==> flow/design.v <==
`timescale 1ns / 1ps
module D_flipflop(
    input D,
    input clk,
    input en,
    input reset,
	 output reg Q
    );
always @ (posedge clk or negedge reset)
if (!reset)
Q <= 1'b0;
else if (en)
Q <= D;
endmodule
`timescale 1ns / 1ps
module Debouncing(
    input In,
    input clk,
    input en,
	 input rst,
    output X
    );
	 wire temp1,temp2,temp3;
D_flipflop ONE(In,clk,en,rst,temp1),
			  TWO(temp1,clk,en,rst,temp2),
			  Three(temp2,clk,en,rst,temp3);
assign X= temp1 && temp2 && temp3 ;
endmodule
`timescale 1ns / 1ps
module Rising_Edge_Detector(
input LEVEL,
input clk,
input en,
input rst,
output Z
    );
reg [1:0] state, nextState;
parameter ONE=2'b00, ZERO=2'b01, EDGE=2'b10, X = 2'b11 ;
always @ (LEVEL or state)  begin
 case (state)
 ONE: if (LEVEL) nextState = ONE;
	else nextState = ZERO;
 ZERO: if (LEVEL) nextState = EDGE;
	else nextState = ZERO;
 EDGE: if (LEVEL) nextState = ONE;
	else nextState = ZERO;
 default:
	nextState = X;
 endcase
 end
always @ (posedge clk or negedge rst) begin
 if(!rst) state <= ZERO;
 else if (en) state <= nextState;
end
assign Z = (state == EDGE);
endmodule
`timescale 1ns / 1ps
module ClockDivider( clk, tick, rst);
	input clk,rst;
	output tick;
	reg out;
	integer i;
	assign tick = (i >= 3) && !out;
	always@(posedge clk or negedge rst) begin
		if(!rst) begin
			i <= 0;
			out <= 1'b0;
		end
		else begin
				if(i<3)
					i <= i+1;
				else begin
					out <= !out;
					i <= 0;
				end
			end
	end
endmodule
`timescale 1ns / 1ps
module UpCounter_SyncReset(clk, en, rst, Q);
input clk, en, rst;
output reg [1:0] Q;
always @ (posedge clk or negedge rst) begin
	if(!rst)
		Q<=2'b00;  
	else if (en) begin
		if(Q == 2'b11)
			Q<=2'b00;
		else
			Q<=Q+1'b1;
			end
end
endmodule
`timescale 1ns / 1ps
module dec(
	input [5:0] sec,
	input [3:0] min2,
	input [3:0] min1,
	input [3:0] H2,
	input [2:0] H1,
	input condition,
	input [3:0] Amin2,
	input [3:0] Amin1,
	input [3:0] AH2,
	input [1:0] AH1,
	input clk,
	input tick,
	input reset,
	output reg [6:0] out,
	output reg [3:0]selector
	);
	reg [6:0] out_min2;
	reg [6:0] out_min1;
	reg [6:0] out_H2;
	reg [6:0] out_H1;
	reg [6:0] out_Amin2;
	reg [6:0] out_Amin1;
	reg [6:0] out_AH2;
	reg [6:0] out_AH1;
always @ (*)
begin
	 case (min2)
			4'b0000: out_min2=7'b0000001;  
			4'b0001: out_min2=7'b1001111;  
			4'b0010: out_min2=7'b0010010;
			4'b0011: out_min2=7'b0000110; 
			4'b0100: out_min2=7'b1001100; 
			4'b0101: out_min2=7'b0100100;
			4'b0110: out_min2=7'b0100000;  
			4'b0111: out_min2=7'b0001111; 
			4'b1000: out_min2=7'b0000000; 
			4'b1001: out_min2=7'b0000100;
			4'b1010: out_min2=7'b0001000;  
			4'b1111: out_min2=7'b1101010;  
			default: out_min2=7'b1111111;  
		endcase
case (min1)
			4'b0000: out_min1=7'b0000001;  
			4'b0001: out_min1=7'b1001111;  
			4'b0010: out_min1=7'b0010010;
			4'b0011: out_min1=7'b0000110; 
			4'b0100: out_min1=7'b1001100; 
			4'b0101: out_min1=7'b0100100;
			4'b0110: out_min1=7'b0100000;  
			4'b0111: out_min1=7'b0001111; 
			4'b1000: out_min1=7'b0000000; 
			4'b1001: out_min1=7'b0000100;
			4'b1010: out_min1=7'b1110000;  
			4'b1111: out_min1=7'b0001000;  
			default: out_min1=7'b1111111;  
		endcase
		case (H2)
			4'b0000: out_H2=7'b0000001;  
			4'b0001: out_H2=7'b1001111;  
			4'b0010: out_H2=7'b0010010;
			4'b0011: out_H2=7'b0000110; 
			4'b0100: out_H2=7'b1001100; 
			4'b0101: out_H2=7'b0100100;
			4'b0110: out_H2=7'b0100000;  
			4'b0111: out_H2=7'b0001111; 
			4'b1000: out_H2=7'b0000000; 
			4'b1001: out_H2=7'b0000100; 
			4'b1010: out_H2=7'b0010000;  
			4'b1111: out_H2=7'b1110001;  
			default: out_H2=7'b1111111;  
		endcase
		case (H1)
			3'b000: out_H1=7'b0000001;  
			3'b001: out_H1=7'b1001111;  
			3'b010: out_H1=7'b0010010;
			3'b011: out_H1=7'b0100100;		 
			3'b111: out_H1=7'b0001000;		 
			default: out_H1=7'b1111111;  
		endcase
case (Amin2)
			4'b0000: out_Amin2=7'b0000001;  
			4'b0001: out_Amin2=7'b1001111;  
			4'b0010: out_Amin2=7'b0010010;
			4'b0011: out_Amin2=7'b0000110; 
			4'b0100: out_Amin2=7'b1001100; 
			4'b0101: out_Amin2=7'b0100100;
			4'b0110: out_Amin2=7'b0100000;  
			4'b0111: out_Amin2=7'b0001111; 
			4'b1000: out_Amin2=7'b0000000; 
			4'b1001: out_Amin2=7'b0000100;
			default: out_Amin2=7'b1111111;  
		endcase
case (Amin1)
			4'b0000: out_Amin1=7'b0000001;  
			4'b0001: out_Amin1=7'b1001111;  
			4'b0010: out_Amin1=7'b0010010;
			4'b0011: out_Amin1=7'b0000110; 
			4'b0100: out_Amin1=7'b1001100; 
			4'b0101: out_Amin1=7'b0100100;
			4'b0110: out_Amin1=7'b0100000;  
			4'b0111: out_Amin1=7'b0001111; 
			4'b1000: out_Amin1=7'b0000000; 
			4'b1001: out_Amin1=7'b0000100;
			default: out_Amin1=7'b1111111;  
		endcase
		case (AH2)
			4'b0000: out_AH2=7'b0000001;  
			4'b0001: out_AH2=7'b1001111;  
			4'b0010: out_AH2=7'b0010010;
			4'b0011: out_AH2=7'b0000110; 
			4'b0100: out_AH2=7'b1001100; 
			4'b0101: out_AH2=7'b0100100;
			4'b0110: out_AH2=7'b0100000;  
			4'b0111: out_AH2=7'b0001111; 
			4'b1000: out_AH2=7'b0000000; 
			4'b1001: out_AH2=7'b0000100; 
			default: out_AH2=7'b1111111;  
		endcase
		case (AH1)
			2'b00: out_AH1=7'b0000001;  
			2'b01: out_AH1=7'b1001111;  
			2'b10: out_AH1=7'b0010010;	
			default: out_AH1=7'b1111111;  
		endcase
end
wire [1:0] kk;
UpCounter_SyncReset clock_only(clk,tick,reset,kk);
always @(*)
if(condition==1'b1)
	case(kk) 
	2'b00:begin selector= 4'b1110; out=out_Amin2; end
	2'b01:begin selector= 4'b1101; out=out_Amin1; end
	2'b10:begin selector= 4'b1011; out=out_AH2; end
	2'b11:begin selector= 4'b0111; out=out_AH1; end
	endcase	
else
	case(kk) 
	2'b00:begin selector= 4'b1110; out=out_min2; end
	2'b01:begin selector= 4'b1101; out=out_min1; end
	2'b10:begin selector= 4'b1011; out=out_H2; end
	2'b11:begin selector= 4'b0111; out=out_H1; end
	endcase
endmodule
`timescale 1ns / 1ps
module clk1 (
	input clk,
	input rst,
	input clr,
	output rise,
	output reg out);
	integer i;
	assign rise = !clr && (i >= 5) && !out;
	always@(posedge clk or negedge rst) begin
		if(!rst) begin
			i <= 0;
			out <= 1'b0;
		end
		else if(clr) begin
			i <= 0;
			out <= 1'b0;
		end
		else begin
				if(i<5)
					i <= i+1;
				else begin
					out <= !out;
					i <= 0;
				end
			end
	end
endmodule
`timescale 1ns / 1ps
module clk2 (
	input clk,
	input rst,
	input clr,
	output rise,
	output reg out);
	integer i;
	assign rise = !clr && (i >= 799) && !out;
	always@(posedge clk or negedge rst) begin
		if(!rst) begin
			i <= 0;
			out <= 1'b0;
		end
		else if(clr) begin
			i <= 0;
			out <= 1'b0;
		end
		else begin
				if(i<799)
					i <= i+1;
				else begin
					out <= !out;
					i <= 0;
				end
			end
	end
endmodule
`timescale 1ns / 1ps
module clk3 (
	input clk,
	input rst,
	input clr,
	output rise,
	output reg out);
	integer i;
	assign rise = !clr && (i >= 24) && !out;
	always@(posedge clk or negedge rst) begin
		if(!rst) begin
			i <= 0;
			out <= 1'b0;
		end
		else if(clr) begin
			i <= 0;
			out <= 1'b0;
		end
		else begin
				if(i<24)
					i <= i+1;
				else begin
					out <= !out;
					i <= 0;
				end
			end
	end
endmodule
`timescale 1ns / 1ps
module I2s(
	 input CLK,
	 input rst,
	 input enable,
	 output S_CLK,
	 output LR_CLK,
	 output M_CLK,
	 output reg Sin
    );
wire [15:0] data= 16'b1101101101101110;
wire clk1,clk2,clk3;
wire rise1,rise2,rise3;
clk1  five_hundred_500KHz	 (CLK,rst,!enable,rise1,clk1);
clk2  four_4KHz			 	 (CLK,rst,!enable,rise2,clk2);
clk3 thirty_two_times_128KHz(CLK,rst,!enable,rise3,clk3);
assign M_CLK = clk1;
assign LR_CLK = clk2;
assign S_CLK = clk3;
integer i;
always @(posedge CLK or negedge rst)
begin
	if (!rst)
		begin
		i <=0;
		Sin <= 1'b0;
		end
	else if (!enable)
		begin
		i <=0;
		Sin <= 1'b0;
		end
	else if (rise3)
		begin
		Sin<=data[i[3:0]];
		i <= i+1;
		end
end
endmodule
`timescale 1ns / 1ps
module digital_loc(
    input key_a,
    input key_b,
    input key_c,
    input key_d,
    input reset,
	 input clk,
    output [6:0] postion_state,
	 output  [3:0] x,
	 output reg [1:0] Led2,
	 output  [3:0] selector,
	 output reg dot,
	 output S_CLK,
	 output LR_CLK,
	 output M_CLK,
	 output  Sin
    );
	  wire tick;
	 reg [3:0] min2; reg[3:0] min1; reg[2:0] H1; reg [3:0] H2;
	 reg [3:0] A_min2; reg [3:0] A_min1; reg [1:0] A_H1; reg [3:0] A_H2;
	 reg [5:0] sec;
	 ClockDivider twohundredHZ(clk, tick, reset);
	 wire tempa, tempb, tempc, tempd;
	 Debouncing a(key_a,clk,tick,reset,tempa),
					b(key_b,clk,tick,reset,tempb),
					c(key_c,clk,tick,reset,tempc),
					d(key_d,clk,tick,reset,tempd);
	 wire tempAA,tempBB,tempCC,tempDD;
	Rising_Edge_Detector		AA(tempa,clk,tick,reset,tempAA),
									BB(tempb,clk,tick,reset,tempBB),
									CC(tempc,clk,tick,reset,tempCC),
									DD(tempd,clk,tick,reset,tempDD);
integer interal_counter;
reg alarm_sound;
reg [20:0] old_value;
reg condition_alarm;
 reg [3:0] state, nextState;
parameter state_Clock=4'b0001        ,state_Adjust_min2= 4'b0010;
parameter state_Adjust_min1= 4'b0011 ,state_Adjust_H2= 4'b0100;
parameter state_Adjust_H1= 4'b0101   ,state_Adjust_Amin2= 4'b0110;
parameter state_Adjust_Amin1= 4'b0111,state_Adjust_AH2= 4'b1000;
parameter state_Adjust_AH1= 4'b1001  ,state_Pause=4'b1010;
parameter state_Stop_A= 4'b1011      , state_Adjust_X=4'b1111;
assign x = state;
always @(*)
	condition_alarm = (state == state_Adjust_Amin2) || (state == state_Adjust_Amin1) ||
	                  (state == state_Adjust_AH2)   || (state == state_Adjust_AH1);
always @ (*)
if(!tempAA && !tempBB   )
	nextState=state;
else
 case (state)
	state_Clock: begin if(tempAA) nextState = state_Adjust_min2;
	else if(tempBB) nextState =state_Pause;
	else  nextState = state_Clock; end
	state_Pause: begin if(tempBB) nextState=state_Clock;
	else nextState=state_Pause; end
	state_Adjust_min2: begin if(tempAA) nextState= state_Adjust_min1;
	else nextState= state_Clock; end
	state_Adjust_min1: begin if(tempAA) nextState= state_Adjust_H2;
	else nextState= state_Clock; end
	state_Adjust_H2: begin if(tempAA) nextState= state_Adjust_H1;
	else nextState= state_Clock; end
	state_Adjust_H1: begin if(tempAA) nextState= state_Adjust_Amin2;
	else nextState= state_Clock; end
	state_Adjust_Amin2: begin if(tempAA) nextState= state_Adjust_Amin1;
	else nextState= state_Clock; end
	state_Adjust_Amin1: begin if(tempAA) nextState= state_Adjust_AH2;
	else nextState= state_Clock; end
	state_Adjust_AH2:begin if(tempAA) nextState= state_Adjust_AH1;
	else nextState= state_Clock; end
	state_Adjust_AH1:begin if(tempAA) nextState= state_Adjust_min2;
	else nextState= state_Clock; end
 default: nextState = state_Adjust_X;
 endcase
always @ (posedge clk or negedge reset)
begin
	if(!reset)
		state <= state_Clock;
	else if(tick)
		state <= nextState;
end
always @(posedge clk or negedge reset)
	if(!reset )
			begin
				min2<=0;
				min1<=0;
				H1 <=0;
				H2 <=0;
				sec<=0;
				A_min2<=0;
				A_min1<=4'b0000;
				A_H1 <=0;
				A_H2 <=0;
				Led2<=2'b00;
				alarm_sound<=0;
				interal_counter<=0;
				dot<=0;
				old_value<=21'b0;
			end
else if(tick) begin
if(interal_counter<199)
					interal_counter<=interal_counter+1;
else begin
							interal_counter<=0;
							dot<=!dot;
if(state == state_Pause) begin min2<=min2; min1<=min1; H1<=H1; H2<=H2; dot<=0; end   
else if(Led2==2'b11)
							begin
							Led2<=2'b00; alarm_sound<=0; sec<=old_value[5:0];
							min2<=old_value[9:6]; min1<= old_value[13:10]; H2<= old_value[17:14]; H1<= old_value[20:18];
							old_value <=21'b000000000000000000000;
							end
else begin
							if(sec == 6'b111011)
								begin
								sec <= 6'b000000;
								if(min2==4'b1001)
									begin
									min2<=4'b0000;
									if(min1==4'b0101)
										begin
										min1<=4'b0000;
										if( (H1==3'b010) && (H2==4'b0011) )
											begin H1<=3'b000; H2<=4'b0000; end
										else if(H2==4'b1001)
											begin H2<=4'b0000; H1<=H1+1'b1; end
										else
											H2<=H2+1'b1;
										end
									else
										min1<=min1+1'b1;
									end
								else
									min2<=min2+1'b1;
								end
							else
								sec <= sec+1'b1;
							if( (H1==A_H1) && (H2==A_H2) && (min1==A_min1) && (min2==A_min2) && (sec==6'b000000))
								begin
								Led2<=2'b11; alarm_sound<=1;
								old_value <={H1,H2,min1,min2,(sec+1'b1)};
								min2<= 4'b1111; min1<= 4'b1111; H2<= 4'b1111; H1<= 3'b111;
								end
		end
		end
if((state != state_Clock) && (state != state_Pause))
		begin
		dot<=0;
		begin min2<=min2; min1<=min1; H1<=H1; H2<=H2; end
		 if((tempCC==1) && (state == state_Adjust_min2))
			if(min2==4'b1001)
					min2 <= 4'b0000;
			else	min2<=min2+1'b1;
	else if((tempCC==1) && (state == state_Adjust_min1))
			if(min1==4'b0101)
					min1 <= 4'b0000;
			else	min1<=min1+1'b1;
	else if((tempCC==1) && (state == state_Adjust_H2))
			if( H2==4'b1001)
					H2<=4'b0000;
			else
					H2<=H2+1'b1;
	else if((tempCC==1) && (state == state_Adjust_H1))
			if(H1==3'b010)
				H1<=3'b000;
			else	H1<=H1+1'b1;
	else if((tempCC==1) && (state == state_Adjust_Amin2))
			begin
			if(A_min2==4'b1001)
					A_min2 <= 4'b0000;
			else	A_min2<= A_min2+1'b1;
			end
	else if((tempCC==1) && (state == state_Adjust_Amin1))
			begin
			if(A_min1==4'b0101)
					A_min1 <= 4'b0000;
			else	A_min1<=A_min1+1'b1;
			end
	else if((tempCC==1) && (state == state_Adjust_AH2))
			begin
			if( A_H2==4'b1001)
					A_H2<=4'b0000;
			else
					A_H2<=A_H2+1'b1;
			end
	else if((tempCC==1) && (state == state_Adjust_AH1))
			begin
			if(A_H1==2'b10)
				A_H1<=2'b00;
			else	A_H1<=A_H1+1'b1;
			end
if((tempDD==1) && (state == state_Adjust_min2))
			if( min2==0)
					min2<= 4'b1001;
			else
					min2<=min2-1'b1;
	else if((tempDD==1) && (state == state_Adjust_min1))
			if(min1==0)
				min1 <= 4'b0101;
			else
				min1<=min1-1'b1;
	else if((tempDD==1) && (state == state_Adjust_H2))
			if( H2==0)
				H2<=4'b1001;
			else
				H2<=H2-1'b1;
	else if((tempDD==1) && (state == state_Adjust_H1))
			if (H1==0)
				H1 <= 3'b010;
			else
				H1 <= H1-1'b1;
	else if((tempDD==1) && (state == state_Adjust_Amin2))
			begin
			if( A_min2==0)
					A_min2<= 4'b1001;
			else
					A_min2<=A_min2-1'b1;
			end
	else if((tempDD==1) && (state == state_Adjust_Amin1))
			begin
			if(A_min1==0)
				A_min1 <= 4'b0101;
			else
				A_min1<=A_min1-1'b1;
			end
	else if((tempDD==1) && (state == state_Adjust_AH2))
			begin
			if( A_H2==0)
				A_H2<=4'b1001;
			else
				A_H2<=A_H2-1'b1;
			end
	else if((tempDD==1) && (state == state_Adjust_AH1))
			begin
			if (A_H1==0)
				A_H1 <= 2'b10;
			else
				A_H1 <= A_H1-1'b1;
			end
end
end
I2s sound(clk,reset,alarm_sound,S_CLK,LR_CLK,M_CLK,Sin);
dec print_satus(sec,min2,min1,H2,H1,condition_alarm,A_min2, A_min1, A_H2,A_H1,clk,tick,reset, postion_state,selector);
endmodule
## Reports on digital_loc

What the tools print for digital_loc, step after step.
Lines are those of the file above, counted from 1.
Operators carry their Yosys type and port widths (W data, S select, Z words).
Cell names lack the library's common part.
The mark n/a stands for no value.

- Top module: digital_loc
- Clock input: clk
- Cell library: sky130hd
- Library corner: tt_025C_1v80

## Word-level counts

Counts by Yosys on the flattened word-level netlist (proc, flatten, opt, wreduce; memories kept). Register bits leave out memories and registers merged into their read ports (data or address). Print and check cells are left out. Cells with the same type and inputs are merged into one.
Memory sizes are those after Yosys's memory passes, which may raise the word count (mostly to a power of two), join words into wider ones and drop unused or constant bits.

- Word width x clocked read ports: 0
- RAM bits: 0
- Cells after elaboration: 388
- ROM bits: 672
- Bits in latches: 0
- Input port bits: 6
- Register bits: 283
- Memories: 6

Memories:

| name | words | bits a word | rd ports | write ports | line | source |
|---|---|---|---|---|---|---|
| (name not given) | 16 | 7 | 1 | 0 | 122 | `case (min2)` |
| (name not given) | 16 | 7 | 1 | 0 | 137 | `case (min1)` |
| (name not given) | 16 | 7 | 1 | 0 | 152 | `case (H2)` |
| (name not given) | 16 | 7 | 1 | 0 | 175 | `case (Amin2)` |
| (name not given) | 16 | 7 | 1 | 0 | 188 | `case (Amin1)` |
| (name not given) | 16 | 7 | 1 | 0 | 201 | `case (AH2)` |

- Bitwise logic cells: 3
- Multiply operators: 0
- Div/mod/pow operators: 0
- Order comparisons: 7
- Muxes and demuxes: 180
- Add/subtract/negate cells: 24
- Shift operators: 1
- Equal/unequal tests: 49
- Reduce/logical cells: 76

Operator list:

| operator | count |
|---|---|
| $mux W4 | 87 |
| $mux W32 | 10 |
| $add A32 B2 Y32 const B | 6 |
| $mux W3 | 24 |
| $pmux W7 S4 | 2 |
| $mux W2 | 27 |
| $mux W21 | 2 |
| $pmux W4 S10 | 1 |
| $pmux W7 S5 | 1 |
| $logic_and A1 B1 Y1 | 34 |
| $lt A32 B11 Y1 const B | 1 |
| $ge A32 B3 Y1 const B | 1 |
| $lt A32 B3 Y1 const B | 1 |
| $lt A32 B4 Y1 const B | 1 |
| $ge A32 B6 Y1 const B | 1 |
| $lt A32 B6 Y1 const B | 1 |
| $lt A32 B9 Y1 const B | 1 |
| $eq A4 B4 Y1 const B | 7 |
| $add A4 B1 Y4 const B | 6 |
| $sub A4 B1 Y4 const B | 6 |
| $eq A4 B3 Y1 const B | 6 |
| $logic_not A4 Y1 | 6 |
| $pmux W7 S3 | 1 |
| $mux W1 | 17 |
| $shiftx A16 B4 Y1 const A | 1 |
| $eq A2 B2 Y1 const B | 8 |
| $pmux W4 S4 | 1 |
| $pmux W2 S2 | 4 |

Not listed: further kinds 37, cells in them 76.

## Depth

Yosys ltp: most cells in a row. Word level: on the elaborated netlist, between registers, memories and ports. Mapped: between sequential cells and ports; inverters and the memories' decode and read muxes count.

- Depth in word-level cells: 18
- ABC_AREA: 0
- Gate-level depth with buffers: 9
- Mapped depth without buffers: 8

## After synthesis

Yosys stat after the flow's synthesis: flattened, memories mapped to cells. It holds for the ABC_AREA given above (unset counts as 0); a run with the other value may have another netlist.
Totals and module areas in this step are rounded.

- Cell count: 1844
- Sequential part of the area: 6437 um2
- Mapped area: 16000 um2
- Flip-flops: 257
- Buffers: 91

Cell types:

| type | count |
|---|---|
| dfrtp_1 | 252 |
| ha_1 | 72 |
| nor2_1 | 238 |
| xor2_1 | 86 |
| nand2_1 | 185 |
| xnor2_1 | 72 |
| o21ai_0 | 109 |
| a21oi_1 | 89 |
| nand3_1 | 82 |
| inv_1 | 85 |
| clkbuf_1 | 77 |
| nor4_1 | 46 |
| nor3_1 | 49 |
| nand4_1 | 37 |
| mux2i_1 | 23 |
| and3_1 | 36 |
| mux2_2 | 18 |
| and4_1 | 17 |

Other cell types: 66; their cells: 271.
The figures by module come from a second, unflattened synthesis with its own total; it is not the netlist above.

- Cell total of the unflattened synthesis: 1884
- Area (unflattened synthesis): 16720 um2

Rows give one instance, submodules left out.

By module:

| module | cells | area (um2) | sequential area (um2) | instances |
|---|---|---|---|---|
| digital_loc | 750 | 6351 | 2354 | 1 |
| clk1 | 192 | 1838 | 825.8 | 1 |
| clk3 | 189 | 1814 | 825.8 | 1 |
| dec | 268 | 1805 | 0.0 | 1 |
| ClockDivider | 183 | 1774 | 825.8 | 1 |
| clk2 | 193 | 1769 | 825.8 | 1 |
| D_flipflop | 2 | 40.0 | 25.0 | 12 |
| Rising_Edge_Detector | 12 | 120.1 | 76.3 | 4 |
| I2s | 27 | 292.8 | 125.1 | 1 |
| UpCounter_SyncReset | 6 | 88.8 | 50.0 | 1 |
| Debouncing | 1 | 6.3 | 0.0 | 4 |

## Timing after synthesis

Source: OpenSTA report_checks on the synthesized netlist (no wires, ideal clock, input and output delay 20% of the period each), path of least setup slack; recovery checks are left aside. Register names are those of the netlist, which keeps one name where synthesis merged equal registers.

- Kind: register to output
- Start point: register print_satus.clock_only.Q[1]
- End point: output postion_state[0]
- Period: 10000 ps
- Arrival time: 1921 ps
- Stages: 10
- Path delay: 1921 ps
- Buffers on the path: 1
- Launch time at the first pin: 0 ps
- Path slack: 6079 ps
- Synthesis period reached: 3921 ps

"path delay" is the arrival time less input delay plus setup time.
A path that ends at an output port has no setup time.
"stages" counts driving pins, that of a launching flip-flop among them; a cell with two outputs on the path counts twice.
"synthesis period reached" = period - worst setup slack (recovery checks aside). The figure is calculated, with input and output delays left at 20% of the set period.
The rows between start and end are the longest chain of elaborated cells between them; the timing report does not say that the signal goes this way. Where chains are equally long, one stands for them.
Each line given opens the expression or statement behind the cell; cells for indexed reads and writes are added by Yosys, which also makes memories of some case tables.
At most two assigning lines are given for a register; there are more.

- Cell sequence: dfrtp_1 inv_1 ha_1 clkbuf_1 inv_1 a21oi_1 o21ai_0 o211a_1 mux4_2 inv_1
- Cells in the longest elaborated chain: 3
- Elaborated cells on any way between the ends: 7

RTL lines, path post-synthesis:

| element | line | source |
|---|---|---|
| from (decl) | 82 | `output reg [1:0] Q;` |
| from (assign) | 85 | `Q<=2'b00;` |
| from (assign) | 90 | `Q<=Q+1'b1;` |
| $eq A2 B2 Y1 | 232 | `case(kk)` |
| $pmux W7 S4 | 232 |  |
| $mux W7 | 224 | `if(condition==1'b1)` |
| to (decl) | 370 | `output [6:0] postion_state,` |

## Worst path after layout

From the final timing report of entry A: the path of least setup slack in the routed layout; clock arrival at registers is part of the times.
The report prints the path's times to 10 ps; the period is as set.

- Kind: register to output
- Start point: register H1[0]
- End point: output postion_state[0]
- Path slack: 950 ps
- Buffers on the path: 1
- Stages: 9
- Period: 5300 ps
- Launch time at the first pin: 560 ps
- Arrival time: 3290 ps

The rows between start and end are the longest chain of elaborated cells between them; the timing report does not say that the signal goes this way. Where chains are equally long, one stands for them.
At most two assigning lines are given for a register; there are more.

- Cell sequence: dfrtp_1 inv_1 ha_1 nor2b_1 o22ai_1 a222oi_1 mux4_2 inv_1 clkdlybuf4s50_1
- Cells in the longest elaborated chain: 4
- Elaborated cells on any way between the ends: 8

RTL lines, path after layout:

| element | line | source |
|---|---|---|
| from (decl) | 381 | `reg [3:0] min2; reg[3:0] min1; reg[2:0] H1; reg [3:0] H2;` |
| from (assign) | 473 | `min2<=old_value[9:6]; min1<= old_value[13:10]; H2<= old_value[17:14]; H1<= old_value[20:18];` |
| from (assign) | 529 | `else H1<=H1+1'b1;` |
| $eq A3 B3 Y1 | 167 | `case (H1)` |
| $pmux W7 S5 | 167 |  |
| $pmux W7 S4 | 232 | `case(kk)` |
| $mux W7 | 224 | `if(condition==1'b1)` |
| to (decl) | 370 | `output [6:0] postion_state,` |

Subject: digital_loc on sky130hd, stored results

Hello all,

Settings and measured results of 2 stored flow runs for module digital_loc (sky130hd), not sorted in any way. The constraints put input and output delay at 20% of the set period each and load the outputs with 0.01 pF.
"clock period achieved" means the clock period less the worst setup slack. The figure is calculated, with input and output delays left at 20% of the set period.
"critical setup path time" = time allowed to the worst setup path (clock period - input delay - output delay, where it has them) - its slack; a late launch clock adds to it, a late capture clock takes from it.
"power" rests on the timing tool's default activity at the inputs, not on a simulated workload.
"critical setup path time" is known to 10 ps.
The measured numbers are rounded.
A setting shown as - is not set for that run.

| item | entry A | entry B |
|---|---|---|
| CORE_UTILIZATION | 40 | 29 |
| SETUP_SLACK_MARGIN | 0.84 | - |
| period_ns | 5.3 | 5.3 |
| CAP_MARGIN | 20 | 20 |
| CORE_MARGIN | 2 | 2 |
| SLEW_MARGIN | 20 | 20 |
| standard-cell area of the final layout (um2) | 17730 | 17920 |
| clock period achieved (ps) | 4353 | 4332 |
| critical setup path time (ps) | 3290 | 3270 |
| type of the worst setup path | register to output | register to output |
| worst hold slack (ps) | 482 | 490 |
| worst setup slack after layout (ps) | 947 | 968 |
| overall die area (um2) | 41620 | 57070 |
| total negative slack on setup checks (ps) | 0 | 0 |
| power (W) | 0.004194 | 0.004067 |
| post-route utilization (%) | 44.7 | 32.7 |
| chip area in the Yosys report (um2) | 16000 | 16000 |

Thanks
